==> flow/design.v <==
`timescale 1ns / 1ps
module decode(instr,opcode,rd_index,rs_index,rt_index,constant,shamt,address);
input [15:0] instr;
output [3:0] opcode;
output [2:0] rd_index,rs_index,rt_index,shamt;
output [5:0] constant;
output [8:0] address;
assign opcode   = instr[15:12];
assign rd_index = instr[11:9];
assign rs_index = instr[8:6];
assign rt_index = instr[5:3];
assign shamt    = instr[2:0];
assign constant = instr[5:0];
assign address  = instr[11:3];
endmodule
`timescale 1ns / 1ps
module control_unit(instr,opcode,rd_index,rs_index,rt_index,shamt,constant,address);
input [15:0] instr;
output  [3:0] opcode;
output  [2:0] rd_index,rs_index,rt_index,shamt;
output [5:0] constant;
output [8:0] address;
decode call(instr,opcode,rd_index,rs_index,rt_index,constant,shamt,address);
endmodule
`timescale 1ns / 1ps
module ALU(clk,reset,op_code,rd,rs,rt,rd_store,shamt,constant,hi,lo);
input clk,reset;
input [3:0] op_code;                   				  
input [15:0]rs,rt;  								        	  
input [15:0]rd_store;                                
input [5:0] constant;										  
input [2:0] shamt;                				        
reg [31:0] TEMP;                                      
wire [15:0] mem_addr;
output reg[15:0] rd;  							            
output reg[15:0] hi,lo;                             
reg [15:0] RAM [0:7];
assign mem_addr = rs + constant;
always @ (*)
	begin
		TEMP = rs * rt;  
		if(op_code== 0)					 
			begin                    
			rd = rs + rt; 
			end
		else if (op_code==1)				 
			begin               
			rd = rs << shamt;
			end
		else if (op_code==2)				 
			begin           
			rd = rs >> shamt; 
			end
		else if (op_code==4) 			 
			begin           
			rd = lo; 
			end
		else if (op_code==5) 			 
			begin           
			rd = hi;   
			end
		else if (op_code==6) 			 
			begin           
			rd = rs | rt; 
			end
		else if (op_code==7) 			 
			begin 
			rd = rs & rt; 
			end
		else if (op_code==8) 			 
			begin 
			rd = rs + constant; 
			end
		else if (op_code==9) 			 
			begin          
			rd = constant; 
			end         
		else if (op_code==10) 			 
			begin             
			rd = (mem_addr < 8) ? RAM [mem_addr[2:0]] : 16'd0;  
			end
		else   							 
			begin 
			rd = 0; 
			end
	end
always @ (posedge clk, posedge reset)
	begin
	if (reset)
		begin
		hi <= 0;
		lo <= 0;
		RAM[0] <= 16'b 0000000000000001;
		RAM[1] <= 16'b 0000000000000101;                      
		RAM[2] <= 16'b 0000000000000000;
		RAM[3] <= 16'b 0000000000000000;
		RAM[4] <= 16'b 0000000000000011;
		RAM[5] <= 16'b 0000000000000001;
		RAM[6] <= 16'b 0000000000000001;
		RAM[7] <= 16'b 0000000000000001;
		end
	else
		begin
		if (op_code == 3)
			begin
			hi <= TEMP[31:16];     			  
			lo <= TEMP[15:0];					 
			end
		if (op_code == 11 && mem_addr < 8)
			RAM[mem_addr[2:0]] <= rd_store;
		end
	end
endmodule
`timescale 1ns / 1ps
module data_path(clk,reset,op_code,rd_index,rs_index,rt_index,shamt,constant,rd_value,rs_value,rt_value,low,high,SR);
input clk,reset;
input [3:0] op_code;
input [2:0] rd_index, rs_index, rt_index, shamt;
input [5:0] constant;
output [15:0] rd_value;
output reg [15:0] rs_value,rt_value;
output [15:0] low,high;
output reg [15:0] SR;	
wire [15:0] hi,lo;
reg [3:0] flags;
reg wr_en;
reg [15:0] regfile[0:7];
always@(*)
	begin
     if (op_code>=0 && op_code<=7)		 
			begin
			rs_value=regfile[rs_index];
			rt_value=regfile[rt_index];
			end
    else if (op_code>=8 && op_code<=11)  
			begin
			rs_value=regfile[rs_index]; 
			rt_value=0;
			end
    else 
			begin 								 
			rs_value=0;
			rt_value=0; 
			end
	end
always @(*)
	begin	
	flags = 4'b0000;
	if(rs_value==rt_value)
			flags[3]=1;                                	    
	else if(rs_value<rt_value)
			flags[2]=1;                           		   	 
	else if(rs_value[15]==1 && rt_value[15]==1)
			flags[0]=1;                          			   
	else if(rs_value[15]==0 && rt_value[15]==0)
			flags[0]=1;                                 	  
	else if(rs_value[15:0] || rt_value[15:0])
			flags[1]=1;                          			  
	end
always @(*)
	begin
	wr_en = !(op_code == 3 || op_code >= 11);
	end
always @(posedge clk, posedge reset)
	begin
	if (reset)
		begin
		regfile[0] <= 7;
		regfile[1] <= 6;
		regfile[2] <= 5;
		regfile[3] <= 4;
		regfile[4] <= 3;
		regfile[5] <= 2;
		regfile[6] <= 1;
		regfile[7] <= 0;
		SR <= 16'b0000000000000000;
		end
	else
		begin
		if (wr_en)
			regfile[rd_index] <= rd_value;
		SR <= {12'b000000000000, flags};
		end
	end
assign low = lo;
assign high = hi;
ALU call(clk,reset,op_code,rd_value,rs_value,rt_value,regfile[rd_index],shamt,constant,hi,lo);
endmodule
`timescale 1ns / 1ps
module processor(clk,reset,instr,PC,opcode,rd_index,rs_index,rt_index,shamt,constant,address,rd_value,rs_value,rt_value,low_out,high_out,SR);
input clk,reset;
input [15:0] instr;							 
reg [7:0] pc;
output [7:0] PC;
output [3:0] opcode;
output [2:0] rd_index, rs_index, rt_index, shamt;
output [5:0] constant;
output [8:0] address;
output [15:0] rd_value,rs_value,rt_value,low_out,high_out,SR;
always @ (posedge clk,posedge reset)
begin
	if(reset==1)
		begin
		pc<=0;
		end
	else if (pc>14)								 
		begin
		pc <= 0;
		end
	else if(opcode>=12 && opcode<=14) 		 
		begin
		pc <= pc + address; 
		end
	else 
		begin
		pc <= pc + 1; 								 
		end
end
assign PC = pc;
wire [3:0] opcode;
wire [2:0] rd_index,rs_index,rt_index,shamt;
wire [5:0] constant;
wire [8:0] address;
control_unit cal1(instr,opcode,rd_index,rs_index,rt_index,shamt,constant,address);
data_path cal2(clk,reset,opcode,rd_index,rs_index,rt_index,shamt,constant,rd_value,rs_value,rt_value,low_out,high_out,SR);
endmodule 
==> Step by step through the tools: processor <==
What the tools print for processor, step after step.
Lines are those of the file above, counted from 1.
{ "inputs": {"top": "processor", "clock": "clk", "lib": "sky130hd", "corner": "tt_025C_1v80"} }

==> After elaboration <==
Counts by Yosys on the flattened word-level netlist (proc, flatten, opt, wreduce). Print and check cells are left out. Cells with the same type and inputs are merged into one.
{ "op_classes": {"cmp": 10, "eq_ne": 40, "logic": 5, "n_addsub": 4, "shifts": 2, "n_reduce_logical": 29, "multipliers": 1, "n_mux": 29} }
{ "op_table": {"columns": ["operator", "count"], "rows": [
  ["16-bit by 16-bit multiplier with 32-bit output", 1],
  ["16-bit parallel mux with 8-bit select", 4],
  ["16-bit two-way mux", 14],
  ["3-bit == test (second input constant)", 16],
  ["2-bit AND reduction", 16],
  ["3-bit by 2-bit == test with 1-bit output (second input constant)", 8],
  ["16-bit adder", 1],
  ["16-bit less-than comparator", 1],
  ["16-bit == test", 1],
  ["16-bit bitwise AND", 1],
  ["16-bit OR", 1],
  ["16-bit logical OR", 1],
  ["16-bit by 3-bit << shifter with 16-bit output", 1],
  ["16-bit by 3-bit right shift with 16-bit output", 1],
  ["16-bit by 4-bit less-than comparator with 1-bit output (second input constant)", 1],
  ["16-bit by 6-bit adder with 16-bit output", 1],
  ["4-bit by 3-bit == test with 1-bit output (second input constant)", 4],
  ["4-bit == test (second input constant)", 4],
  ["8-bit two-way mux", 2],
  ["3-bit by 1-bit == test with 1-bit output (second input constant)", 4],
  ["3-bit logical NOT", 4],
  ["4-bit greater-or-equal comparator (second input constant)", 3],
  ["4-bit by 2-bit == test with 1-bit output (second input constant)", 2],
  ["4-bit less-or-equal comparator (second input constant)", 2],
  ["8-bit by 1-bit adder with 8-bit output (second input constant)", 1],
  ["8-bit by 4-bit > comparator with 1-bit output (second input constant)", 1],
  ["8-bit adder", 1],
  ["1-bit two-way mux", 7]
]} }
Other operator kinds: 9; their cells: 16.
{ "word_totals": {"out_inout_bits": 135, "reg_bits": 300} }

==> Longest topological paths <==
Yosys ltp: most cells in a row. Word level: on the elaborated netlist, between registers, memories and ports. Mapped: between sequential cells and ports; inverters and the memories' decode and read muxes count.
{ "logic_depth": {"depth_word": 18, "ABC_AREA": 0, "ltp_mapped": 33, "ltp_nobuf": 29} }

==> Mapped cells and area <==
Source: synth_stat.txt of the flow (Yosys; design flattened, memories mapped). It holds for the ABC_AREA given above (unset counts as 0); a run with the other value may have another netlist.
Totals and module areas in this step are rounded.
{ "by_type": {"columns": ["cell", "count"], "rows": [
  ["sky130_fd_sc_hd__dfrtp_1", 280],
  ["sky130_fd_sc_hd__fa_1", 197],
  ["sky130_fd_sc_hd__mux2_2", 282],
  ["sky130_fd_sc_hd__ha_1", 166],
  ["sky130_fd_sc_hd__nand2_1", 295],
  ["sky130_fd_sc_hd__nor2_1", 270],
  ["sky130_fd_sc_hd__inv_1", 260],
  ["sky130_fd_sc_hd__mux4_2", 36],
  ["sky130_fd_sc_hd__mux2i_1", 75],
  ["sky130_fd_sc_hd__a21oi_1", 134],
  ["sky130_fd_sc_hd__o21ai_0", 118],
  ["sky130_fd_sc_hd__dfstp_2", 20],
  ["sky130_fd_sc_hd__clkbuf_1", 125],
  ["sky130_fd_sc_hd__buf_4", 48],
  ["sky130_fd_sc_hd__a221oi_1", 36],
  ["sky130_fd_sc_hd__xnor2_1", 32],
  ["sky130_fd_sc_hd__nor3_1", 46],
  ["sky130_fd_sc_hd__xor2_1", 25]
]} }
Other cell types: 74; their cells: 525.
{ "mapped": {"mapped_area_um2": 28400, "ffs": 300, "sequential_area_um2": 7530, "cells": 2970} }
By module: a second synthesis without flattening, with its own total; a netlist apart from the flattened one above.
{ "unflattened": {"cells_unflattened": 3059, "hier_area_um2": 28900} }
Each row is one instance without its submodules.
{ "modules": {"columns": ["mod", "area_um2", "n_inst", "cells", "seq_area_um2"], "rows": [
  ["ALU", 19100, 1, 2097, 4010],
  ["data_path", 8970, 1, 868, 3320],
  ["processor", 607, 1, 63, 200],
  ["decode", 233, 1, 31, 0.0],
  ["control_unit", 0.0, 1, 0, 0.0]
]} }

==> Path before layout <==
Source: OpenSTA report_checks on the synthesized netlist (no wires, ideal clock, input and output delay 20% of the period each), path of least setup slack; recovery checks are left aside. Register names are those of the netlist, which keeps one name where synthesis merged equal registers.
{ "synth_timing": {"kind": "in2reg", "start": "in instr[3]", "end": "reg cal2.call.hi[13]", "path_buffers": 4, "path_slack_ns": -1.164, "delay_ns": 7.965, "period_ns": 8.5, "t_required_ns": 8.366, "stages": 29, "arrival_ns": 9.531, "setup_time_ns": 0.134, "period_less_setup_slack_ns": 9.664} }
"delay_ns" = arrival - input delay + setup time.
"stages": output pins that drive a net of the path, with the launching flip-flop's if there is one; two outputs of one cell count as two.
"period_less_setup_slack_ns" is the clock period less the worst setup slack; recovery checks do not enter. This is arithmetic on one report: input and output delays are still those of the set period (20% each).
The rows between start and end are the longest chain of elaborated cells between them; the timing report does not say that the signal goes this way. Where chains are equally long, one stands for them.
Each line given opens the expression or statement behind the cell; cells for indexed reads and writes are added by Yosys, which also makes memories of some case tables.
{ "synth_via": {"cell_sequence": "sky130_fd_sc_hd__clkbuf_1 > sky130_fd_sc_hd__buf_1 > sky130_fd_sc_hd__buf_1 > sky130_fd_sc_hd__mux2i_1 > sky130_fd_sc_hd__a211oi_1 > sky130_fd_sc_hd__a21oi_1 > sky130_fd_sc_hd__nor3_1 > sky130_fd_sc_hd__inv_1 > sky130_fd_sc_hd__clkbuf_1 > sky130_fd_sc_hd__nor2_1 > sky130_fd_sc_hd__fa_1 > sky130_fd_sc_hd__inv_1 > sky130_fd_sc_hd__fa_1 > sky130_fd_sc_hd__fa_1 > sky130_fd_sc_hd__fa_1 > sky130_fd_sc_hd__fa_1 > sky130_fd_sc_hd__fa_1 > sky130_fd_sc_hd__inv_1 > sky130_fd_sc_hd__ha_1 > sky130_fd_sc_hd__a21o_1 > sky130_fd_sc_hd__a21oi_1 > sky130_fd_sc_hd__o21ai_0 > sky130_fd_sc_hd__o31ai_1 > sky130_fd_sc_hd__a21o_1 > sky130_fd_sc_hd__a21boi_0 > sky130_fd_sc_hd__a311oi_1 > sky130_fd_sc_hd__o21ai_0 > sky130_fd_sc_hd__xnor2_1 > sky130_fd_sc_hd__o21ai_0", "elab_chain_cells": 4, "cone_cells": 11, "cone_lines": 3} }
{ "synth_lines": {"columns": ["item", "line", "rtl"], "rows": [
  ["start, declared", 192, "input [15:0] instr;"],
  ["3-bit == test", 133, "rt_value=regfile[rt_index];"],
  ["16-bit parallel mux with 8-bit select", 133, null],
  ["16-bit two-way mux", 130, "if (op_code>=0 && op_code<=7)"],
  ["16-bit by 16-bit multiplier with 32-bit output", 41, "TEMP = rs * rt;"],
  ["end, assigned", 91, "hi <= 0;"],
  ["end, assigned", 106, "hi <= TEMP[31:16];"],
  ["end, declared", 36, "output reg[15:0] hi,lo;"]
]} }
Nets of the timed path that keep an RTL name, with a line that drives or declares them; the list need not be complete.
{ "synth_nets": {"columns": ["net", "line"], "rows": [
  ["rt_value[5]", 130]
]} }

==> Path in the finished layout <==
Path of least setup slack in the final report of job 3 (OpenROAD, finished layout, wires in). Where an end is a register, its clock arrival counts in the times.
{ "layout_timing": {"kind": "in2out", "start": "in instr[7]", "end": "out rd_value[1]", "stages": 20, "t_required_ns": 6.80, "path_slack_ns": 0.16, "arrival_ns": 6.64, "out_delay_ns": 1.70, "period_ns": 8.5, "path_buffers": 6} }
The rows between start and end are the longest chain of elaborated cells between them; the timing report does not say that the signal goes this way. Where chains are equally long, one stands for them.
{ "layout_via": {"cell_sequence": "sky130_fd_sc_hd__buf_2 > sky130_fd_sc_hd__buf_6 > sky130_fd_sc_hd__buf_12 > sky130_fd_sc_hd__or4bb_1 > sky130_fd_sc_hd__nand4_1 > sky130_fd_sc_hd__o221a_4 > sky130_fd_sc_hd__inv_1 > sky130_fd_sc_hd__buf_4 > sky130_fd_sc_hd__fa_2 > sky130_fd_sc_hd__nor2b_2 > sky130_fd_sc_hd__o31a_1 > sky130_fd_sc_hd__o21ai_0 > sky130_fd_sc_hd__a21o_1 > sky130_fd_sc_hd__or4_1 > sky130_fd_sc_hd__o211ai_1 > sky130_fd_sc_hd__nand2_2 > sky130_fd_sc_hd__buf_4 > sky130_fd_sc_hd__o31a_1 > sky130_fd_sc_hd__o21ai_4 > sky130_fd_sc_hd__clkdlybuf4s50_1", "elab_chain_cells": 18, "cone_cells": 38} }
{ "layout_lines": {"columns": ["item", "line", "rtl"], "rows": [
  ["start, declared", 192, "input [15:0] instr;"],
  ["3-bit == test", 137, "rs_value=regfile[rs_index];"],
  ["16-bit parallel mux with 8-bit select", 137, null],
  ["16-bit two-way mux", 135, "else if (op_code>=8 && op_code<=11)"],
  ["16-bit two-way mux", 130, "if (op_code>=0 && op_code<=7)"],
  ["16-bit by 6-bit adder with 16-bit output", 38, "assign mem_addr = rs + constant;"],
  ["3-bit == test", 80, "rd = (mem_addr < 8) ? RAM [mem_addr[2:0]] : 16'd0;"],
  ["16-bit parallel mux with 8-bit select", 80, null],
  ["[... 4 more ...]", null, null],
  ["16-bit two-way mux", 66, "else if (op_code==7)"],
  ["16-bit two-way mux", 62, "else if (op_code==6)"],
  ["16-bit two-way mux", 58, "else if (op_code==5)"],
  ["16-bit two-way mux", 54, "else if (op_code==4)"],
  ["16-bit two-way mux", 50, "else if (op_code==2)"],
  ["16-bit two-way mux", 46, "else if (op_code==1)"],
  ["16-bit two-way mux", 42, "if(op_code== 0)"],
  ["end, declared", 199, "output [15:0] rd_value,rs_value,rt_value,low_out,high_out,SR;"]
]} }

Module processor, platform sky130hd: 4 stored runs of the flow (Yosys, OpenROAD) with differing settings, in no particular order. Input and output delays are each 20% of the period that was set; the output load is 0.01 pF.
"period reached": clock period set for the run, less the worst setup slack. It is reckoned from that one timing run; input and output delays stay at 20% of the period that was set.
"worst setup path time" is the time allowed to the run's worst setup path (the clock period less input and output delay, where it has them) less its slack. Clock arrival times count: a late capture clock shortens it, a late launch clock lengthens it.
The measured numbers are rounded.

==> job 1: settings <==
{ "CELL_PAD_IN_SITES_GLOBAL_PLACEMENT": 0, "CORE_UTILIZATION": 40, "GPL_ROUTABILITY_DRIVEN": 0, "MAX_ROUTING_LAYER": "met4", "MIN_ROUTING_LAYER": "met2", "TNS_END_PERCENT": 45, "period_ns": 5.46, "CAP_MARGIN": 20, "CORE_MARGIN": 2, "SLEW_MARGIN": 20 }
==> job 1: results <==
not finished: routing ended with error GRT-0116

==> job 2: settings <==
{ "ABC_AREA": 1, "CAP_MARGIN": 5, "CELL_PAD_IN_SITES_DETAIL_PLACEMENT": 1, "CELL_PAD_IN_SITES_GLOBAL_PLACEMENT": 0, "CORE_ASPECT_RATIO": 1.45, "CORE_UTILIZATION": 31, "GPL_ROUTABILITY_DRIVEN": 0, "GPL_TIMING_DRIVEN": 1, "HOLD_SLACK_MARGIN": 0.04, "MAX_ROUTING_LAYER": "met5", "MIN_ROUTING_LAYER": "met2", "PLACE_DENSITY": 0.63, "SETUP_SLACK_MARGIN": 1.01, "TNS_END_PERCENT": 75, "period_ns": 5.55, "CORE_MARGIN": 2, "SLEW_MARGIN": 20 }
==> job 2: results <==
not finished: routing ended with error GRT-0116

==> job 3: settings <==
{ "CORE_UTILIZATION": 40, "period_ns": 8.5, "CAP_MARGIN": 20, "CORE_MARGIN": 2, "SLEW_MARGIN": 20 }
==> job 3: results <==
Yosys chip area after synthesis: 28,400 um^2
worst setup path time: 4.94 ns
class of the worst setup path: in2out
period reached: 8.341 ns
die outline area: 73,000 um^2
post-route worst hold slack: 0.489 ns
lowest setup slack: 0.159 ns
setup total negative slack: 0.000 ns
post-route utilization: 0.51

==> job 4: settings <==
{ "CORE_UTILIZATION": 40, "SETUP_SLACK_MARGIN": 1.31, "period_ns": 8.42, "CAP_MARGIN": 20, "CORE_MARGIN": 2, "SLEW_MARGIN": 20 }
==> job 4: results <==
setup total negative slack: 0.000 ns
die outline area: 73,000 um^2
post-route worst hold slack: 0.499 ns
worst setup path time: 6.37 ns
class of the worst setup path: in2reg
period reached: 8.054 ns
lowest setup slack: 0.366 ns
Yosys chip area after synthesis: 28,400 um^2
post-route utilization: 0.545
